==> flow/design.v <==
module RA1SH (
   Q,
   CLK,
   CEN,
   WEN,
   A,
   D,
   OEN
);
   parameter BITS = 16;
   parameter word_depth = 16;
   parameter addr_width = 4;
   output [BITS-1:0] Q;
   input CLK;
   input CEN;
   input WEN;
   input [addr_width-1:0] A;
   input [BITS-1:0] D;
   input OEN;
   reg [BITS-1:0] mem [0:word_depth-1];
   reg [BITS-1:0] Qi;
   always @(posedge CLK) begin
      if (!CEN) begin
         if (!WEN) begin
            mem[A] <= D;
            Qi <= D;
         end else begin
            Qi <= mem[A];
         end
      end
   end
   assign Q = OEN ? {BITS{1'b0}} : Qi;
endmodule
module CPU(
				clk,
			  rst_n,
		   IO_stall,
         awid_m_inf,
       awaddr_m_inf,
       awsize_m_inf,
      awburst_m_inf,
        awlen_m_inf,
      awvalid_m_inf,
      awready_m_inf,
        wdata_m_inf,
        wlast_m_inf,
       wvalid_m_inf,
       wready_m_inf,
          bid_m_inf,
        bresp_m_inf,
       bvalid_m_inf,
       bready_m_inf,
         arid_m_inf,
       araddr_m_inf,
        arlen_m_inf,
       arsize_m_inf,
      arburst_m_inf,
      arvalid_m_inf,
      arready_m_inf, 
          rid_m_inf,
        rdata_m_inf,
        rresp_m_inf,
        rlast_m_inf,
       rvalid_m_inf,
       rready_m_inf 
);
input  wire clk, rst_n;
output reg  IO_stall;
parameter ID_WIDTH = 4 , ADDR_WIDTH = 32, DATA_WIDTH = 16, DRAM_NUMBER=2, WRIT_NUMBER=1;
output  wire [WRIT_NUMBER * ID_WIDTH-1:0]        awid_m_inf;
output  wire [WRIT_NUMBER * ADDR_WIDTH-1:0]    awaddr_m_inf;
output  wire [WRIT_NUMBER * 3 -1:0]            awsize_m_inf;
output  wire [WRIT_NUMBER * 2 -1:0]           awburst_m_inf;
output  wire [WRIT_NUMBER * 7 -1:0]             awlen_m_inf;
output  wire [WRIT_NUMBER-1:0]                awvalid_m_inf;
input   wire [WRIT_NUMBER-1:0]                awready_m_inf;
output  wire [WRIT_NUMBER * DATA_WIDTH-1:0]     wdata_m_inf;
output  wire [WRIT_NUMBER-1:0]                  wlast_m_inf;
output  wire [WRIT_NUMBER-1:0]                 wvalid_m_inf;
input   wire [WRIT_NUMBER-1:0]                 wready_m_inf;
input   wire [WRIT_NUMBER * ID_WIDTH-1:0]         bid_m_inf;
input   wire [WRIT_NUMBER * 2 -1:0]             bresp_m_inf;
input   wire [WRIT_NUMBER-1:0]             	   bvalid_m_inf;
output  wire [WRIT_NUMBER-1:0]                 bready_m_inf;
output  wire [DRAM_NUMBER * ID_WIDTH-1:0]       arid_m_inf;
output  wire [DRAM_NUMBER * ADDR_WIDTH-1:0]   araddr_m_inf;
output  wire [DRAM_NUMBER * 7 -1:0]            arlen_m_inf;
output  wire [DRAM_NUMBER * 3 -1:0]           arsize_m_inf;
output  wire [DRAM_NUMBER * 2 -1:0]          arburst_m_inf;
output  wire [DRAM_NUMBER-1:0]               arvalid_m_inf;
input   wire [DRAM_NUMBER-1:0]               arready_m_inf;
input   wire [DRAM_NUMBER * ID_WIDTH-1:0]         rid_m_inf;
input   wire [DRAM_NUMBER * DATA_WIDTH-1:0]     rdata_m_inf;
input   wire [DRAM_NUMBER * 2 -1:0]             rresp_m_inf;
input   wire [DRAM_NUMBER-1:0]                  rlast_m_inf;
input   wire [DRAM_NUMBER-1:0]                 rvalid_m_inf;
output  wire [DRAM_NUMBER-1:0]                 rready_m_inf;
reg  [3:0]current_state ;
reg  [3:0]next_state ;
reg signed [15:0] core_r0 , core_r1 , core_r2 , core_r3 ;
reg signed [15:0] core_r4 , core_r5 , core_r6 , core_r7 ;
reg signed [15:0] core_r8 , core_r9 , core_r10, core_r11;
reg signed [15:0] core_r12, core_r13, core_r14, core_r15;
wire  MEM_cen, MEM_oen;
reg   MEM_wen;
wire  [3:0]MEM_adr;
reg   [15:0]MEM_in ;
wire  [15:0] MEM_out;
wire  [2:0]opcode;
wire  [3:0]rs,rt,rd;
wire  func;
wire  signed[4:0]imm;
wire  [15:0]address;
wire  [15:0]inst;
reg   [15:0]inst_reg1, inst_reg2;
reg   signed [15:0]rs_data,rt_data,rd_data;
reg   in_valid_inst ;
wire  out_valid_inst ;
reg   signed [12:0] pc ;
reg   [4:0]inst_mode ; 
wire  signed [15:0]data_addr;
wire  out_finish_data;
reg   in_valid_data_write ;
reg   in_valid_data_read;
wire  out_valid_data ;
wire  signed[15:0]load_data ;
parameter EMPTY         = 5'd0 ;
parameter ADD           = 5'd1 ;
parameter SUB           = 5'd2 ;
parameter SLT           = 5'd3 ;
parameter MUL           = 5'd4 ;
parameter LOAD          = 5'd5 ;
parameter STORE         = 5'd6 ;
parameter BRANCH        = 5'd7 ;
parameter JUMP          = 5'd8 ;
parameter IDLE              = 4'd0  ;
parameter INST_FETCH_1      = 4'd1  ;
parameter INST_FETCH_2      = 4'd2  ;
parameter SRAM_STORE        = 4'd3  ;
parameter SRAM_TAKE         = 4'd4  ;
parameter INST_DECODE       = 4'd5  ;
parameter EXECUTE           = 4'd6  ;
parameter DATA_LOAD         = 4'd7  ;
parameter DATA_STORE        = 4'd8  ;
parameter WAIT_OUT_FINISH   = 4'd9  ;
parameter WAIT_OUT_VALID_DATA = 4'd10 ;
parameter WRITE_BACK        = 4'd11 ;
parameter CHECK_REG         = 4'd12 ;
assign opcode = inst_reg2[15:13] ;
assign rs     = inst_reg2[12: 9] ;
assign rt     = inst_reg2[ 8: 5] ;
assign rd     = inst_reg2[ 4: 1] ;
assign func   = inst_reg2[0] ;
assign imm    = inst_reg2[ 4: 0] ;
assign address = { 3'b000 , inst_reg2[12:0] } ;
assign data_addr = {4'b0001, ((rs_data + imm) * 2 )} ;  
always@(posedge clk or negedge rst_n)begin
  if(!rst_n)  current_state <= IDLE ;
  else        current_state <= next_state ;
end
always@(*)begin
    case(current_state)
        IDLE : begin
            next_state = INST_FETCH_1 ;
        end
        INST_FETCH_1 : begin
            next_state = INST_FETCH_2 ;
        end
        INST_FETCH_2 : begin
            if(out_valid_inst)  next_state = SRAM_STORE  ;
            else                next_state = INST_FETCH_2 ;
        end
        SRAM_STORE : begin
            next_state = SRAM_TAKE;
        end
        SRAM_TAKE : begin
            next_state = INST_DECODE;
        end
        INST_DECODE : begin
            next_state = EXECUTE ;
        end
        EXECUTE : begin
            if(opcode[2:1] == 2'b00)      next_state = WRITE_BACK  ;  
            else if(opcode == 3'b011)     next_state = DATA_LOAD   ;  
            else if(opcode == 3'b010)     next_state = DATA_STORE  ;  
            else                          next_state = CHECK_REG   ;  
        end
        WRITE_BACK : begin
            next_state = CHECK_REG ;
        end
        DATA_LOAD : begin
            next_state = WAIT_OUT_VALID_DATA;
        end
        DATA_STORE : begin
            next_state = WAIT_OUT_FINISH;
        end
        WAIT_OUT_VALID_DATA :begin
            if(out_valid_data)      next_state = CHECK_REG ;
            else                    next_state = WAIT_OUT_VALID_DATA ;
        end
        WAIT_OUT_FINISH : begin
            if(out_finish_data)  next_state = CHECK_REG;
            else                 next_state = WAIT_OUT_FINISH ;
        end
        CHECK_REG : begin
            next_state = IDLE ;
        end
        default: next_state = current_state ;
    endcase
end
always@(posedge clk or negedge rst_n)begin
    if(!rst_n)    pc <= 13'b0;
    else begin
        if(current_state == CHECK_REG) begin
            if(opcode == 3'b101 &&  (rs_data== rt_data) )    pc  <= pc + 2 + (imm << 1)  ;   
            else if(opcode == 3'b100 )                       pc  <= address;
            else pc <= pc + 2 ;
        end
    end 
end
always@(*)begin
    case(current_state)
        INST_FETCH_1 : in_valid_inst = 1 ;
        default :      in_valid_inst = 0;
    endcase
end
always@(*)begin
    case(current_state)
        DATA_LOAD : in_valid_data_read = 1 ;
        default :      in_valid_data_read = 0;
    endcase
end
always@(*)begin
    case(current_state)
        SRAM_STORE : MEM_wen = 0 ;
        default :    MEM_wen = 1 ;
    endcase
end
always@(*)begin
    case(current_state)
        SRAM_STORE : MEM_in = inst_reg1;
        default :    MEM_in = 0;
    endcase
end
always@(posedge clk or negedge rst_n)begin
    if(!rst_n)      inst_reg1 <= 0;
    else if(out_valid_inst)  inst_reg1 <= inst;
 end
 always@(posedge clk or negedge rst_n)begin
    if(!rst_n)      inst_reg2 <= 0;
    else if(current_state == SRAM_TAKE) inst_reg2 <= MEM_out;
 end
always@(*)begin
    case(opcode)
        3'b000 : begin
            if(func)    inst_mode = ADD ;
            else        inst_mode = SUB ;
        end 
        3'b001 : begin
            if(func)    inst_mode = SLT ;
            else        inst_mode = MUL ;
        end
        3'b011 :        inst_mode = LOAD    ;
        3'b010 :        inst_mode = STORE   ;
        3'b101 :        inst_mode = BRANCH  ;      
        3'b100 :        inst_mode = JUMP    ;
        default : inst_mode = EMPTY ;
    endcase
end
always @(posedge clk or negedge rst_n) begin
    if (!rst_n)     rs_data <= 0 ;
    else begin
        if (current_state == INST_DECODE) begin
            case(rs)
                0:      rs_data <= core_r0  ;
                1:      rs_data <= core_r1  ;
                2:      rs_data <= core_r2  ;
                3:      rs_data <= core_r3  ;
                4:      rs_data <= core_r4  ;
                5:      rs_data <= core_r5  ;
                6:      rs_data <= core_r6  ;
                7:      rs_data <= core_r7  ;
                8:      rs_data <= core_r8  ;
                9:      rs_data <= core_r9  ;
                10:     rs_data <= core_r10 ; 
                11:     rs_data <= core_r11 ; 
                12:     rs_data <= core_r12 ; 
                13:     rs_data <= core_r13 ; 
                14:     rs_data <= core_r14 ; 
                15:     rs_data <= core_r15 ; 
            endcase
        end         
    end
end
always @(posedge clk or negedge rst_n) begin
    if (!rst_n)     rt_data <= 0 ;
    else begin
        if (current_state == INST_DECODE) begin
            case(rt)
                0:      rt_data <= core_r0  ;
                1:      rt_data <= core_r1  ;
                2:      rt_data <= core_r2  ;
                3:      rt_data <= core_r3  ;
                4:      rt_data <= core_r4  ;
                5:      rt_data <= core_r5  ;
                6:      rt_data <= core_r6  ;
                7:      rt_data <= core_r7  ;
                8:      rt_data <= core_r8  ;
                9:      rt_data <= core_r9  ;
                10:     rt_data <= core_r10 ; 
                11:     rt_data <= core_r11 ; 
                12:     rt_data <= core_r12 ; 
                13:     rt_data <= core_r13 ; 
                14:     rt_data <= core_r14 ; 
                15:     rt_data <= core_r15 ; 
            endcase
        end         
    end
end
always@(posedge clk or negedge rst_n)begin
    if(!rst_n)      rd_data <= 0 ;
    else begin
        if(current_state == EXECUTE) begin
            case(inst_mode)
                ADD : rd_data <= rs_data + rt_data ;
                SUB : rd_data <= rs_data - rt_data ;
                SLT : begin
                    if(rt_data > rs_data)   rd_data <= 1'b1 ;
                    else                    rd_data <= 1'b0;
                end 
                MUL : rd_data <= rs_data * rt_data ;
                default : rd_data <= 0 ;
            endcase
        end
    end
end
always@(*)begin
    case(current_state)
        DATA_STORE :          in_valid_data_write = 1'b1;
        default :             in_valid_data_write = 1'b0;
    endcase
end
always@(posedge clk or negedge rst_n)begin
    if(!rst_n)begin
        IO_stall <= 1;
    end
    else begin
        case(current_state)
            CHECK_REG : IO_stall <= 0;
            default: IO_stall <= 1 ;
        endcase
    end
end
always@(posedge clk or negedge rst_n)begin
    if(!rst_n)begin
        core_r0  <= 0;
    end
    else begin
        if(current_state == WRITE_BACK && rd == 0) core_r0 <= rd_data ;
        else if (out_valid_data==1     && rt == 0) core_r0 <= load_data ;
    end
end
always@(posedge clk or negedge rst_n)begin
    if(!rst_n)begin
        core_r1  <= 0;
    end
    else begin
        if(current_state == WRITE_BACK && rd == 1) core_r1 <= rd_data ;
        else if (out_valid_data==1     && rt == 1) core_r1 <= load_data ;
    end
end
always@(posedge clk or negedge rst_n)begin
    if(!rst_n)begin
        core_r2  <= 0;
    end
    else begin
        if(current_state == WRITE_BACK && rd == 2) core_r2 <= rd_data ;
        else if (out_valid_data==1     && rt == 2) core_r2 <= load_data ;
    end
end
always@(posedge clk or negedge rst_n)begin
    if(!rst_n)begin
        core_r3  <= 0;
    end
    else begin
        if(current_state == WRITE_BACK && rd == 3) core_r3 <= rd_data ;
        else if (out_valid_data==1     && rt == 3) core_r3 <= load_data ;
    end
end
always@(posedge clk or negedge rst_n)begin
    if(!rst_n)begin
        core_r4  <= 0;
    end
    else begin
        if(current_state == WRITE_BACK && rd == 4) core_r4 <= rd_data ;
        else if (out_valid_data==1     && rt == 4) core_r4 <= load_data ;
    end
end
always@(posedge clk or negedge rst_n)begin
    if(!rst_n)begin
        core_r5  <= 0;
    end
    else begin
        if(current_state == WRITE_BACK && rd == 5) core_r5 <= rd_data ;
        else if (out_valid_data==1     && rt == 5) core_r5 <= load_data ;
    end
end
always@(posedge clk or negedge rst_n)begin
    if(!rst_n)begin
        core_r6  <= 0;
    end
    else begin
        if(current_state == WRITE_BACK && rd == 6) core_r6 <= rd_data ;
        else if (out_valid_data==1     && rt == 6) core_r6 <= load_data ;
    end
end
always@(posedge clk or negedge rst_n)begin
    if(!rst_n)begin
        core_r7  <= 0;
    end
    else begin
        if(current_state == WRITE_BACK && rd == 7) core_r7 <= rd_data ;
        else if (out_valid_data==1     && rt == 7) core_r7 <= load_data ;
    end
end
always@(posedge clk or negedge rst_n)begin
    if(!rst_n)begin
        core_r8  <= 0;
    end
    else begin
        if(current_state == WRITE_BACK && rd == 8) core_r8 <= rd_data ;
        else if (out_valid_data==1     && rt == 8) core_r8 <= load_data ;
    end
end
always@(posedge clk or negedge rst_n)begin
    if(!rst_n)begin
        core_r9  <= 0;
    end
    else begin
        if(current_state == WRITE_BACK && rd == 9) core_r9 <= rd_data ;
        else if (out_valid_data==1     && rt == 9) core_r9 <= load_data ;
    end
end
always@(posedge clk or negedge rst_n)begin
    if(!rst_n)begin
        core_r10  <= 0;
    end
    else begin
        if(current_state == WRITE_BACK && rd == 10) core_r10 <= rd_data ;
        else if (out_valid_data==1     && rt == 10) core_r10 <= load_data ;
    end
end
always@(posedge clk or negedge rst_n)begin
    if(!rst_n)begin
        core_r11  <= 0;
    end
    else begin
        if(current_state == WRITE_BACK && rd == 11) core_r11 <= rd_data ;
        else if (out_valid_data==1     && rt == 11) core_r11 <= load_data ;
    end
end
always@(posedge clk or negedge rst_n)begin
    if(!rst_n)begin
        core_r12  <= 0;
    end
    else begin
        if(current_state == WRITE_BACK && rd == 12) core_r12 <= rd_data ;
        else if (out_valid_data==1     && rt == 12) core_r12 <= load_data ;
    end
end
always@(posedge clk or negedge rst_n)begin
    if(!rst_n)begin
        core_r13  <= 0;
    end
    else begin
        if(current_state == WRITE_BACK && rd == 13) core_r13 <= rd_data ;
        else if (out_valid_data==1     && rt == 13) core_r13 <= load_data ;
    end
end
always@(posedge clk or negedge rst_n)begin
    if(!rst_n)begin
        core_r14  <= 0;
    end
    else begin
        if(current_state == WRITE_BACK && rd == 14) core_r14 <= rd_data ;
        else if (out_valid_data==1     && rt == 14) core_r14 <= load_data ;
    end
end
always@(posedge clk or negedge rst_n)begin
    if(!rst_n)begin
        core_r15  <= 0;
    end
    else begin
        if(current_state == WRITE_BACK && rd == 15) core_r15 <= rd_data ;
        else if (out_valid_data==1     && rt == 15) core_r15 <= load_data ;
    end
end
assign MEM_cen = 0 ;
assign MEM_oen = 0 ;
assign MEM_adr = 0 ;
RA1SH X_0 (.Q(MEM_out) , .CLK(clk), .CEN(MEM_cen), .WEN(MEM_wen) , .A(MEM_adr) , .D(MEM_in), .OEN(MEM_oen));
read_DRAM_instruction Read_Inst(
                .clk(clk),
              .rst_n(rst_n),
           .in_valid(in_valid_inst),
            .in_addr(pc),
          .out_valid(out_valid_inst),
           .out_inst(inst),
         .arid_m_inf(arid_m_inf[DRAM_NUMBER * ID_WIDTH-1:ID_WIDTH]),
       .araddr_m_inf(araddr_m_inf[DRAM_NUMBER * ADDR_WIDTH-1:ADDR_WIDTH]),
        .arlen_m_inf(arlen_m_inf[DRAM_NUMBER * 7 -1:7]),
       .arsize_m_inf(arsize_m_inf[DRAM_NUMBER * 3 -1:3]),
      .arburst_m_inf(arburst_m_inf[DRAM_NUMBER * 2 -1:2]),
      .arvalid_m_inf(arvalid_m_inf[1]),
      .arready_m_inf(arready_m_inf[1]), 
          .rid_m_inf(rid_m_inf[DRAM_NUMBER * ID_WIDTH-1:ID_WIDTH]),
        .rdata_m_inf(rdata_m_inf[DRAM_NUMBER * DATA_WIDTH-1:DATA_WIDTH]),
        .rresp_m_inf(rresp_m_inf[DRAM_NUMBER * 2 -1:2]),
        .rlast_m_inf(rlast_m_inf[1]),
       .rvalid_m_inf(rvalid_m_inf[1]),
       .rready_m_inf(rready_m_inf[1]) 
);
read_DRAM_data read_DRAM_data(
                .clk(clk),
              .rst_n(rst_n),
           .in_valid(in_valid_data_read),
            .in_addr(data_addr[11:0]),
          .out_valid(out_valid_data),
           .out_data(load_data),
         .arid_m_inf(arid_m_inf[ID_WIDTH-1:0]),
       .araddr_m_inf(araddr_m_inf[ADDR_WIDTH-1:0]),
        .arlen_m_inf(arlen_m_inf[7 -1:0]),
       .arsize_m_inf(arsize_m_inf[3 -1:0]),
      .arburst_m_inf(arburst_m_inf[2 -1:0]),
      .arvalid_m_inf(arvalid_m_inf[0]),
      .arready_m_inf(arready_m_inf[0]), 
          .rid_m_inf(rid_m_inf[ID_WIDTH-1:0]),
        .rdata_m_inf(rdata_m_inf[DATA_WIDTH-1:0]),
        .rresp_m_inf(rresp_m_inf[2 -1:0]),
        .rlast_m_inf(rlast_m_inf[0]),
       .rvalid_m_inf(rvalid_m_inf[0]),
       .rready_m_inf(rready_m_inf[0]) 
);
write_DRAM_data WRITE_DATA(
                .clk(clk),
              .rst_n(rst_n),
           .in_valid(in_valid_data_write),
            .in_addr(data_addr[11:0]),
            .in_data(rt_data),
         .out_finish(out_finish_data),
         .awid_m_inf(awid_m_inf),
       .awaddr_m_inf(awaddr_m_inf),
       .awsize_m_inf(awsize_m_inf),
      .awburst_m_inf(awburst_m_inf),
        .awlen_m_inf(awlen_m_inf),
      .awvalid_m_inf(awvalid_m_inf),
      .awready_m_inf(awready_m_inf),
        .wdata_m_inf(wdata_m_inf),
        .wlast_m_inf(wlast_m_inf),
       .wvalid_m_inf(wvalid_m_inf),
       .wready_m_inf(wready_m_inf),
          .bid_m_inf(bid_m_inf),
        .bresp_m_inf(bresp_m_inf),
       .bvalid_m_inf(bvalid_m_inf),
       .bready_m_inf(bready_m_inf)
);
endmodule
module read_DRAM_instruction(
                clk,
              rst_n,
           in_valid,
            in_addr,
          out_valid,
           out_inst,
         arid_m_inf,
       araddr_m_inf,
        arlen_m_inf,
       arsize_m_inf,
      arburst_m_inf,
      arvalid_m_inf,
      arready_m_inf, 
          rid_m_inf,
        rdata_m_inf,
        rresp_m_inf,
        rlast_m_inf,
       rvalid_m_inf,
       rready_m_inf 
);
parameter ID_WIDTH = 4 , ADDR_WIDTH = 32, DATA_WIDTH = 16, DRAM_NUMBER=2, WRIT_NUMBER=1;
input  wire clk, rst_n;
input  in_valid;
input  [12:0] in_addr;  
output reg out_valid;
output reg [15:0] out_inst;
output  wire [ID_WIDTH-1:0]       arid_m_inf;
output  wire [ADDR_WIDTH-1:0]   araddr_m_inf;
output  wire [7 -1:0]            arlen_m_inf;
output  wire [3 -1:0]           arsize_m_inf;
output  wire [2 -1:0]          arburst_m_inf;
output  reg                    arvalid_m_inf;
input   wire                   arready_m_inf;
input   wire [ID_WIDTH-1:0]         rid_m_inf;
input   wire [DATA_WIDTH-1:0]     rdata_m_inf;
input   wire [2 -1:0]             rresp_m_inf;
input   wire                      rlast_m_inf;
input   wire                     rvalid_m_inf;
output  reg                      rready_m_inf;
reg     [1:0]current_state,next_state;
reg     [15:0]out_reg;
assign arid_m_inf = 0 ;
assign arlen_m_inf = 7'b0 ;
assign arsize_m_inf = 3'b001 ;
assign arburst_m_inf = 2'b01 ;
assign araddr_m_inf = {16'd0, 4'b0001, in_addr[11:0] };
parameter   IDLE = 2'd0;
parameter   SEND = 2'd1;
parameter   WAIT = 2'd2;
parameter   OUT  = 2'd3;
always@(posedge clk or negedge rst_n)begin
  if(!rst_n)  current_state <= 0;
  else current_state <= next_state;
end
always@(*)begin
    case(current_state)
        IDLE : begin
            if(in_valid)    next_state = SEND ;
            else            next_state = IDLE ;
        end
        SEND : begin
            if(arready_m_inf) next_state = WAIT ;
            else              next_state = SEND ;
        end
        WAIT : begin
            if(rlast_m_inf)  next_state = OUT ;
            else             next_state = WAIT;
        end
        OUT: begin
            next_state = IDLE;
        end
        default : next_state = current_state;
    endcase
end
always@(*)begin
    case(current_state)
        SEND : arvalid_m_inf = 1 ;
        default : arvalid_m_inf = 0;
    endcase
end
always@(*)begin
    case(current_state)
        WAIT : rready_m_inf = 1;
        default : rready_m_inf = 0;
    endcase
end
always@(*)begin
    case(current_state)
        OUT :     out_valid = 1;
        default : out_valid = 0;
    endcase
end
always@(posedge clk or negedge rst_n)begin
  if(!rst_n)            out_reg <= 0;
  else if(rlast_m_inf)  out_reg <= rdata_m_inf;
end
always@(*)begin
    case(current_state)
        OUT :     out_inst = out_reg ;  
        default : out_inst = 0 ; 
    endcase
end
endmodule
module read_DRAM_data(
                clk,
              rst_n,
           in_valid,
            in_addr,
            in_data,
          out_valid,
           out_data,
         arid_m_inf,
       araddr_m_inf,
        arlen_m_inf,
       arsize_m_inf,
      arburst_m_inf,
      arvalid_m_inf,
      arready_m_inf, 
          rid_m_inf,
        rdata_m_inf,
        rresp_m_inf,
        rlast_m_inf,
       rvalid_m_inf,
       rready_m_inf 
);
parameter ID_WIDTH = 4 , ADDR_WIDTH = 32, DATA_WIDTH = 16, DRAM_NUMBER=2, WRIT_NUMBER=1;
input  wire clk, rst_n;
input  in_valid;
input  [11:0] in_addr;
input  [15:0] in_data;
output reg out_valid;
output reg [15:0] out_data;
output  wire [ID_WIDTH-1:0]       arid_m_inf;
output  wire [ADDR_WIDTH-1:0]   araddr_m_inf;
output  wire [7 -1:0]            arlen_m_inf;
output  wire [3 -1:0]           arsize_m_inf;
output  wire [2 -1:0]          arburst_m_inf;
output  reg                    arvalid_m_inf;
input   wire                   arready_m_inf;
input   wire [ID_WIDTH-1:0]         rid_m_inf;
input   wire [DATA_WIDTH-1:0]     rdata_m_inf;
input   wire [2 -1:0]             rresp_m_inf;
input   wire                      rlast_m_inf;
input   wire                     rvalid_m_inf;
output  reg                      rready_m_inf;
parameter IDLE  = 2'd0 ;
parameter SEND  = 2'd1 ;
parameter WAIT  = 2'd2 ;
parameter OUT   = 2'd3 ;
reg      [1:0] current_state, next_state;
reg      [15:0]out_reg;
assign   arid_m_inf = 0 ;
assign   arlen_m_inf = 7'b0 ;
assign   arsize_m_inf = 3'b001 ;
assign   arburst_m_inf = 2'b01 ;
assign   araddr_m_inf = { 16'd0 , 4'b001 , in_addr } ;
always @(posedge clk or negedge rst_n) begin
    if (!rst_n)     current_state <= IDLE ;
    else            current_state <= next_state ;
end
always @(*)begin
    case(current_state)
        IDLE : begin
            if(in_valid)    next_state = SEND ;
            else            next_state = IDLE ;
        end
        SEND : begin
            if(arready_m_inf) next_state = WAIT ;
            else              next_state = SEND ; 
        end
        WAIT : begin
            if(rlast_m_inf)  next_state = OUT ;
            else             next_state = WAIT;
        end
        OUT : begin
            next_state = IDLE;
        end
        default : next_state = current_state ;
    endcase
end
always@(*)begin
    case(current_state)
        SEND : arvalid_m_inf = 1 ;
        default : arvalid_m_inf = 0;
    endcase
end
always@(*)begin
    case(current_state)
        WAIT :    rready_m_inf = 1;
        default : rready_m_inf = 0;
    endcase
end
always@(*)begin
    case(current_state)
        OUT :     out_valid = 1;
        default : out_valid = 0;
    endcase
end
always@(posedge clk or negedge rst_n)begin
  if(!rst_n)            out_reg <= 0;
  else if(rlast_m_inf)  out_reg <= rdata_m_inf;
end
always@(*)begin
    case(current_state)
        OUT :     out_data = out_reg ;  
        default : out_data = 0 ; 
    endcase
end
endmodule
module write_DRAM_data(
                clk,
              rst_n,
           in_valid,
            in_addr,
            in_data,
         out_finish,
         awid_m_inf,
       awaddr_m_inf,
       awsize_m_inf,
      awburst_m_inf,
        awlen_m_inf,
      awvalid_m_inf,
      awready_m_inf,
        wdata_m_inf,
        wlast_m_inf,
       wvalid_m_inf,
       wready_m_inf,
          bid_m_inf,
        bresp_m_inf,
       bvalid_m_inf,
       bready_m_inf
);
parameter ID_WIDTH = 4 , ADDR_WIDTH = 32, DATA_WIDTH = 16, DRAM_NUMBER=2, WRIT_NUMBER=1;
input  wire clk, rst_n;
input  in_valid;
input  [11:0] in_addr;  
input  [15:0] in_data;
output reg out_finish;
output  wire [ID_WIDTH-1:0]        awid_m_inf;
output  wire [ADDR_WIDTH-1:0]    awaddr_m_inf;
output  wire [3 -1:0]            awsize_m_inf;
output  wire [2 -1:0]           awburst_m_inf;
output  wire [7 -1:0]             awlen_m_inf;
output  reg                     awvalid_m_inf;
input   wire                    awready_m_inf;
output  reg  [DATA_WIDTH-1:0]     wdata_m_inf;
output  reg                       wlast_m_inf;
output  reg                      wvalid_m_inf;
input   wire                     wready_m_inf;
input   wire [ID_WIDTH-1:0]         bid_m_inf;
input   wire [2 -1:0]             bresp_m_inf;
input   wire                     bvalid_m_inf;
output  wire                     bready_m_inf;
parameter IDLE = 3'd0 ;
parameter SEND = 3'd1 ;
parameter WAIT = 3'd2 ;
parameter OUT  = 3'd3 ;
parameter RESPONSE = 3'd4;
reg  [2:0] current_state, next_state;
always @(posedge clk or negedge rst_n) begin
    if (!rst_n)     current_state <= IDLE ;
    else            current_state <= next_state ;
end
always @(*) begin
    case(current_state)
        IDLE : begin
            if(in_valid)        next_state = SEND ;
            else                next_state = IDLE ;
        end
        SEND : begin
            if(awready_m_inf)   next_state = WAIT ;
            else                next_state = SEND ;
        end
        WAIT : begin
            if(wready_m_inf)    next_state = OUT ;
            else                next_state = WAIT;
        end
        OUT : begin
            next_state = RESPONSE ;
        end
        RESPONSE : begin
            if(bvalid_m_inf) next_state = IDLE ;
            else             next_state = RESPONSE ;
        end
        default : next_state = current_state ;
    endcase
end
assign awid_m_inf = 0 ;
assign awlen_m_inf = 7'd0 ;
assign awsize_m_inf = 3'b001 ;
assign awburst_m_inf = 2'b01 ;
assign awaddr_m_inf = { 16'd0 , 4'b0001, in_addr } ;
assign bready_m_inf = (current_state == RESPONSE) ? 1 : 0 ;
always @(*) begin
    case(current_state)
        SEND :    awvalid_m_inf = 1 ;
        default : awvalid_m_inf = 0 ;
    endcase
end
always@(*)begin
    case(current_state)
        WAIT :    wvalid_m_inf = 1;
        default : wvalid_m_inf = 0;
    endcase
end
always@(*)begin
    case(current_state)
        WAIT :    wdata_m_inf = in_data ;
        default : wdata_m_inf = 0 ;
    endcase
end
always@(*)begin
    case(current_state)
        WAIT :    wlast_m_inf = 1;
        default : wlast_m_inf = 0;
    endcase
end
always@(*)begin
    case(current_state)
        OUT :     out_finish = 1;
        default : out_finish = 0;
    endcase
end
endmodule
# From RTL to reports: CPU
# What the tools print for CPU, step after step.
# Line numbers count from 1 in the design file above.
# Operators carry their Yosys type and port widths (W data, S select, Z words).
# The mark n/a stands for no value.
# inputs
design	CPU
clock	clk
library	sky130hd
corner	tt_025C_1v80

# After elaboration
# Yosys after proc, flatten, opt, wreduce and memory -nomap, before mapping. Memory bits, and registers merged into a memory's read port (data or address), are not among the register bits. Print and check cells are not counted. Equal cells are merged and count once.
# Memory sizes are those after Yosys's memory passes, which may raise the word count (mostly to a power of two), join words into wider ones and drop unused or constant bits.
# classes
addsub	5
mul	1
n_cmp	1
eq_ne	77
n_mux	81
reduce_logical	60
# op_table
operator	n
$mux W16	36
$pmux W16 S16	2
$mul A16 B16 Y16	1
$eq A4 B4 Y1 const B	29
$eq A4 B3 Y1 const B	16
$pmux W16 S4	1
$pmux W4 S13	1
$logic_and A1 B1 Y1	33
$reduce_bool A2 Y1	16
$eq A4 B2 Y1 const B	8
$mux W13	2
$pmux W4 S6	1
$mux W1	23
$add A16 B16 Y16	1
$sub A16 B16 Y16	1
$gt A16 B16 Y1	1
$eq A16 B16 Y1	1
$eq A4 B1 Y1 const B	4
$logic_not A4 Y1	4
$pmux W2 S4	2
$pmux W3 S5	1
$mux W3	5
$add A13 B3 Y13 const B	1
$add A13 B6 Y13	1
$reduce_bool A13 Y1	1
$eq A3 B2 Y1 const B	4
$mux W4	3
$add A11 B5 Y11	1
# Other operator kinds: 11; their cells: 25.
# bits
reg_bits	393
mem_bits_rw	256
clocked_rd_ports_x_width	16
n_memories	1
in_bits	61
output_inout_bits	169
elab_cells	255
# memory_table
memory	words	width	rd	wr	line_no	text
X_0.mem	16	16	1	1	20	reg [BITS-1:0] mem [0:word_depth-1];

# Logic depth
# Yosys ltp: most cells in a row. Word level: on the elaborated netlist, between registers, memories and ports. Mapped: between sequential cells and ports; inverters and the memories' decode and read muxes count.
# depth
word_depth	5
ABC_AREA	0
ltp_mapped	24
ltp_nobuf	23

# Netlist
# Source: synth_stat.txt of the flow (Yosys; design flattened, memories mapped). It holds for the ABC_AREA given above (unset counts as 0); a run with the other value may have another netlist.
# Totals and module areas in this step are rounded.
# synth_totals
mapped_cells	3098
mapped_area_um2	28800
seq_area_um2	10700
ff_cells	423
buffers	353
# by_type
cell_type	n	area_total_um2
sky130_fd_sc_hd__dfrtp_1	402	1.01E+04
sky130_fd_sc_hd__mux2i_1	268	2.68E+03
sky130_fd_sc_hd__fa_1	82	1.64E+03
sky130_fd_sc_hd__ha_1	115	1438.88
sky130_fd_sc_hd__a22oi_1	175	1313.76
sky130_fd_sc_hd__a21oi_1	245	1.23E+03
sky130_fd_sc_hd__nor2_1	302	1.13E+03
sky130_fd_sc_hd__buf_4	134	1.01E+03
sky130_fd_sc_hd__nand2_1	225	844.56
sky130_fd_sc_hd__o21ai_0	161	805.773
sky130_fd_sc_hd__inv_1	198	743.213
sky130_fd_sc_hd__mux2_2	63	709.43
sky130_fd_sc_hd__clkbuf_1	161	604.33
sky130_fd_sc_hd__edfxtp_1	16	480.461
sky130_fd_sc_hd__xnor2_1	53	464.195
sky130_fd_sc_hd__o221ai_1	32	280.269
sky130_fd_sc_hd__nand4_1	43	269.008
sky130_fd_sc_hd__a22o_1	28	245.235
# Other cell types: 66; their cells: 395.
# The figures by module come from a second, unflattened synthesis with its own total; it is not the netlist above.
# hier_totals
cells_unflattened	3662
area_unflattened_um2	39400
# Rows give one instance, submodules left out.
# modules
module	instances	n_cells	mod_area_um2	seq_area_um2
CPU	1	2837	25600	9090
RA1SH	1	512	10600	8170
read_DRAM_data	1	114	1260	502
read_DRAM_instruction	1	114	1260	502
write_DRAM_data	1	85	684	126

# Timing after synthesis
# Path of least setup slack by OpenSTA after synthesis, without wires, with an ideal clock, recovery checks aside; 20% of the period is set as input and as output delay. Where synthesis merged equal registers, the netlist keeps one of their names.
# synth_path
path_kind	register to register
from	register rt_data[4]
to	register rd_data[13]
period_ps	6000
setup_time_ps	132
t_first_pin_ps	0
arrival_ps	5156
t_required_ps	5868
setup_slack_ps	712
path_delay_ps	5288
path_stages	21
path_buffers	1
period_less_setup_slack_ps	5288
# "path_delay_ps" = arrival - input delay + setup time.
# "path_stages" counts driving pins, that of a launching flip-flop among them; a cell with two outputs on the path counts twice.
# "period_less_setup_slack_ps" is the clock period less the worst setup slack; recovery checks do not enter. This is arithmetic on one report: input and output delays are still those of the set period (20% each).
# The rows between start and end are the longest chain of elaborated cells between them; the timing report does not say that the signal goes this way. Where chains are equally long, one stands for them.
# A line is the first line of the expression or statement that the cell stems from. Yosys adds cells for indexed reads and writes and turns some case tables into memories.
# At most two assigning lines are given for a register; there are more.
# synth_between
cell_sequence	sky130_fd_sc_hd__dfrtp_1 -> sky130_fd_sc_hd__inv_1 -> sky130_fd_sc_hd__clkbuf_1 -> sky130_fd_sc_hd__nor2_1 -> sky130_fd_sc_hd__fa_1 -> sky130_fd_sc_hd__inv_1 -> sky130_fd_sc_hd__fa_1 -> sky130_fd_sc_hd__fa_1 -> sky130_fd_sc_hd__fa_1 -> sky130_fd_sc_hd__inv_1 -> sky130_fd_sc_hd__fa_1 -> sky130_fd_sc_hd__inv_1 -> sky130_fd_sc_hd__fa_1 -> sky130_fd_sc_hd__inv_1 -> sky130_fd_sc_hd__ha_1 -> sky130_fd_sc_hd__nand3_1 -> sky130_fd_sc_hd__a21oi_1 -> sky130_fd_sc_hd__or4_1 -> sky130_fd_sc_hd__nand3_1 -> sky130_fd_sc_hd__and3b_1 -> sky130_fd_sc_hd__o21ai_1
elab_chain_len	2
cells_between	4
lines_between	4
classes_between	2 x add/sub; 1 x mul; 1 x mux
# synth_rtl
item	line_no	text
from (decl)	116	reg   signed [15:0]rs_data,rt_data,rd_data;
from (assign)	300	0:      rt_data <= core_r0  ;
from (assign)	301	1:      rt_data <= core_r1  ;
$mul A16 B16 Y16	331	MUL : rd_data <= rs_data * rt_data ;
$pmux W16 S4	324	case(inst_mode)
to (assign)	325	ADD : rd_data <= rs_data + rt_data ;
to (assign)	326	SUB : rd_data <= rs_data - rt_data ;
to (decl)	116

# Timing after layout
# Path of least setup slack in the final report of record 1 (OpenROAD, finished layout, wires in). Where an end is a register, its clock arrival counts in the times.
# The path's times are printed in steps of 10 ps; the period is the one set.
# layout_path
path_kind	register to register
from	register rt_data[2]
to	register rd_data[14]
period_ps	6000
setup_time_ps	140
t_first_pin_ps	610
arrival_ps	6270
t_required_ps	6470
setup_slack_ps	210
path_stages	19
path_buffers	1
# The rows between start and end are the longest chain of elaborated cells between them; the timing report does not say that the signal goes this way. Where chains are equally long, one stands for them.
# At most two assigning lines are given for a register; there are more.
# layout_between
cell_sequence	sky130_fd_sc_hd__dfrtp_1 -> sky130_fd_sc_hd__nand2_1 -> sky130_fd_sc_hd__fa_1 -> sky130_fd_sc_hd__fa_1 -> sky130_fd_sc_hd__inv_1 -> sky130_fd_sc_hd__fa_1 -> sky130_fd_sc_hd__fa_1 -> sky130_fd_sc_hd__fa_1 -> sky130_fd_sc_hd__inv_1 -> sky130_fd_sc_hd__fa_1 -> sky130_fd_sc_hd__inv_1 -> sky130_fd_sc_hd__ha_1 -> sky130_fd_sc_hd__or2_2 -> sky130_fd_sc_hd__a21oi_1 -> sky130_fd_sc_hd__a31oi_1 -> sky130_fd_sc_hd__xor2_1 -> sky130_fd_sc_hd__buf_4 -> sky130_fd_sc_hd__a211oi_1 -> sky130_fd_sc_hd__o2bb2ai_1
elab_chain_len	2
cells_between	4
lines_between	4
classes_between	2 x add/sub; 1 x mul; 1 x mux
# layout_rtl
item	line_no	text
from (decl)	116	reg   signed [15:0]rs_data,rt_data,rd_data;
from (assign)	300	0:      rt_data <= core_r0  ;
from (assign)	301	1:      rt_data <= core_r1  ;
$mul A16 B16 Y16	331	MUL : rd_data <= rs_data * rt_data ;
$pmux W16 S4	324	case(inst_mode)
to (assign)	325	ADD : rd_data <= rs_data + rt_data ;
to (assign)	326	SUB : rd_data <= rs_data - rt_data ;
to (decl)	116

CPU through Yosys and OpenROAD on sky130hd: 3 stored runs, unordered, with their settings and measured results. The constraints put input and output delay at 20% of the set period each and load the outputs with 0.01 pF.
"worst_path_ps" is the time allowed to the run's worst setup path (the clock period less input and output delay, where it has them) less its slack. Clock arrival times count: a late capture clock shortens it, a late launch clock lengthens it.
By "design_power_mw" is meant OpenSTA's value without simulated activity: inputs other than the clock are taken to toggle once in ten clock periods, and the tool carries that through the logic.
"worst_path_ps" is given in steps of 10 ps.
Values from the reports are rounded here.

Record 1, flow files:
==> flow/run.sh <==
#!/bin/bash
# the make line also repeats the synthesis and layout settings of config.mk as NAME=value (left out here)
make -C /OpenROAD-flow-scripts/flow DESIGN_CONFIG=/design/flow/config.mk WORK_HOME=/design/flow/orfs CLKGATE_MAP_FILE= finish
==> flow/config.mk <==
export PLATFORM = sky130hd
export DESIGN_NAME = CPU
export DESIGN_NICKNAME = CPU
export VERILOG_FILES = /design/flow/design.v
export SDC_FILE = /design/flow/constraint.sdc
export NUM_CORES = 4
export LEC_CHECK = 0
export CAP_MARGIN = 20
export CORE_MARGIN = 2
export CORE_UTILIZATION = 53
export SLEW_MARGIN = 30
==> flow/constraint.sdc <==
create_clock -name core_clock -period 6.0 [get_ports {clk}]
set_input_delay 1.2000 -clock core_clock [delete_from_list [all_inputs] [get_ports {clk}]]
set_output_delay 1.2000 -clock core_clock [all_outputs]
set_load 0.01 [all_outputs]

==> results of record 1, as CSV <==
result,value
design_power_mw,6.31
fin_util_frac,0.59
worst_path_ps,5790
critical_path_type,"register to register"
worst_setup_slack_ps,207
worst_hold_slack_ps,392
final_die_area_um2,56100
synthArea_um2,28800

Record 2, flow files:
==> flow/run.sh <==
#!/bin/bash
# the make line also repeats the synthesis and layout settings of config.mk as NAME=value (left out here)
make -C /OpenROAD-flow-scripts/flow DESIGN_CONFIG=/design/flow/config.mk WORK_HOME=/design/flow/orfs CLKGATE_MAP_FILE= finish
==> flow/config.mk <==
export PLATFORM = sky130hd
export DESIGN_NAME = CPU
export DESIGN_NICKNAME = CPU
export VERILOG_FILES = /design/flow/design.v
export SDC_FILE = /design/flow/constraint.sdc
export NUM_CORES = 4
export LEC_CHECK = 0
export ABC_AREA = 0
export CAP_MARGIN = 20
export CORE_MARGIN = 2
export CORE_UTILIZATION = 62
export CTS_CLUSTER_DIAMETER = 193
export CTS_CLUSTER_SIZE = 31
export GPL_ROUTABILITY_DRIVEN = 1
export GPL_TIMING_DRIVEN = 1
export MIN_ROUTING_LAYER = met1
export PLACE_DENSITY_LB_ADDON = 0.05
export SLEW_MARGIN = 20
==> flow/constraint.sdc <==
create_clock -name core_clock -period 8.77 [get_ports {clk}]
set_input_delay 1.7540 -clock core_clock [delete_from_list [all_inputs] [get_ports {clk}]]
set_output_delay 1.7540 -clock core_clock [all_outputs]
set_load 0.01 [all_outputs]

==> results of record 2, as CSV <==
result,value
design_power_mw,3.22
fin_util_frac,0.661
worst_path_ps,6440
critical_path_type,"register to register"
worst_setup_slack_ps,2330
worst_hold_slack_ps,445
final_die_area_um2,48100
synthArea_um2,28800

Record 3, flow files:
==> flow/run.sh <==
#!/bin/bash
# the make line also repeats the synthesis and layout settings of config.mk as NAME=value (left out here)
make -C /OpenROAD-flow-scripts/flow DESIGN_CONFIG=/design/flow/config.mk WORK_HOME=/design/flow/orfs CLKGATE_MAP_FILE= finish
==> flow/config.mk <==
export PLATFORM = sky130hd
export DESIGN_NAME = CPU
export DESIGN_NICKNAME = CPU
export VERILOG_FILES = /design/flow/design.v
export SDC_FILE = /design/flow/constraint.sdc
export NUM_CORES = 4
export LEC_CHECK = 0
export CAP_MARGIN = 30
export CELL_PAD_IN_SITES_GLOBAL_PLACEMENT = 3
export CORE_MARGIN = 2
export CORE_UTILIZATION = 58
export GPL_ROUTABILITY_DRIVEN = 1
export GPL_TIMING_DRIVEN = 0
export MAX_ROUTING_LAYER = met5
export SETUP_SLACK_MARGIN = -0.25
export SLEW_MARGIN = 20
export TNS_END_PERCENT = 75
==> flow/constraint.sdc <==
create_clock -name core_clock -period 7.85 [get_ports {clk}]
set_input_delay 1.5700 -clock core_clock [delete_from_list [all_inputs] [get_ports {clk}]]
set_output_delay 1.5700 -clock core_clock [all_outputs]
set_load 0.01 [all_outputs]

Record 3: stopped before the end: placement reported GPL-0301
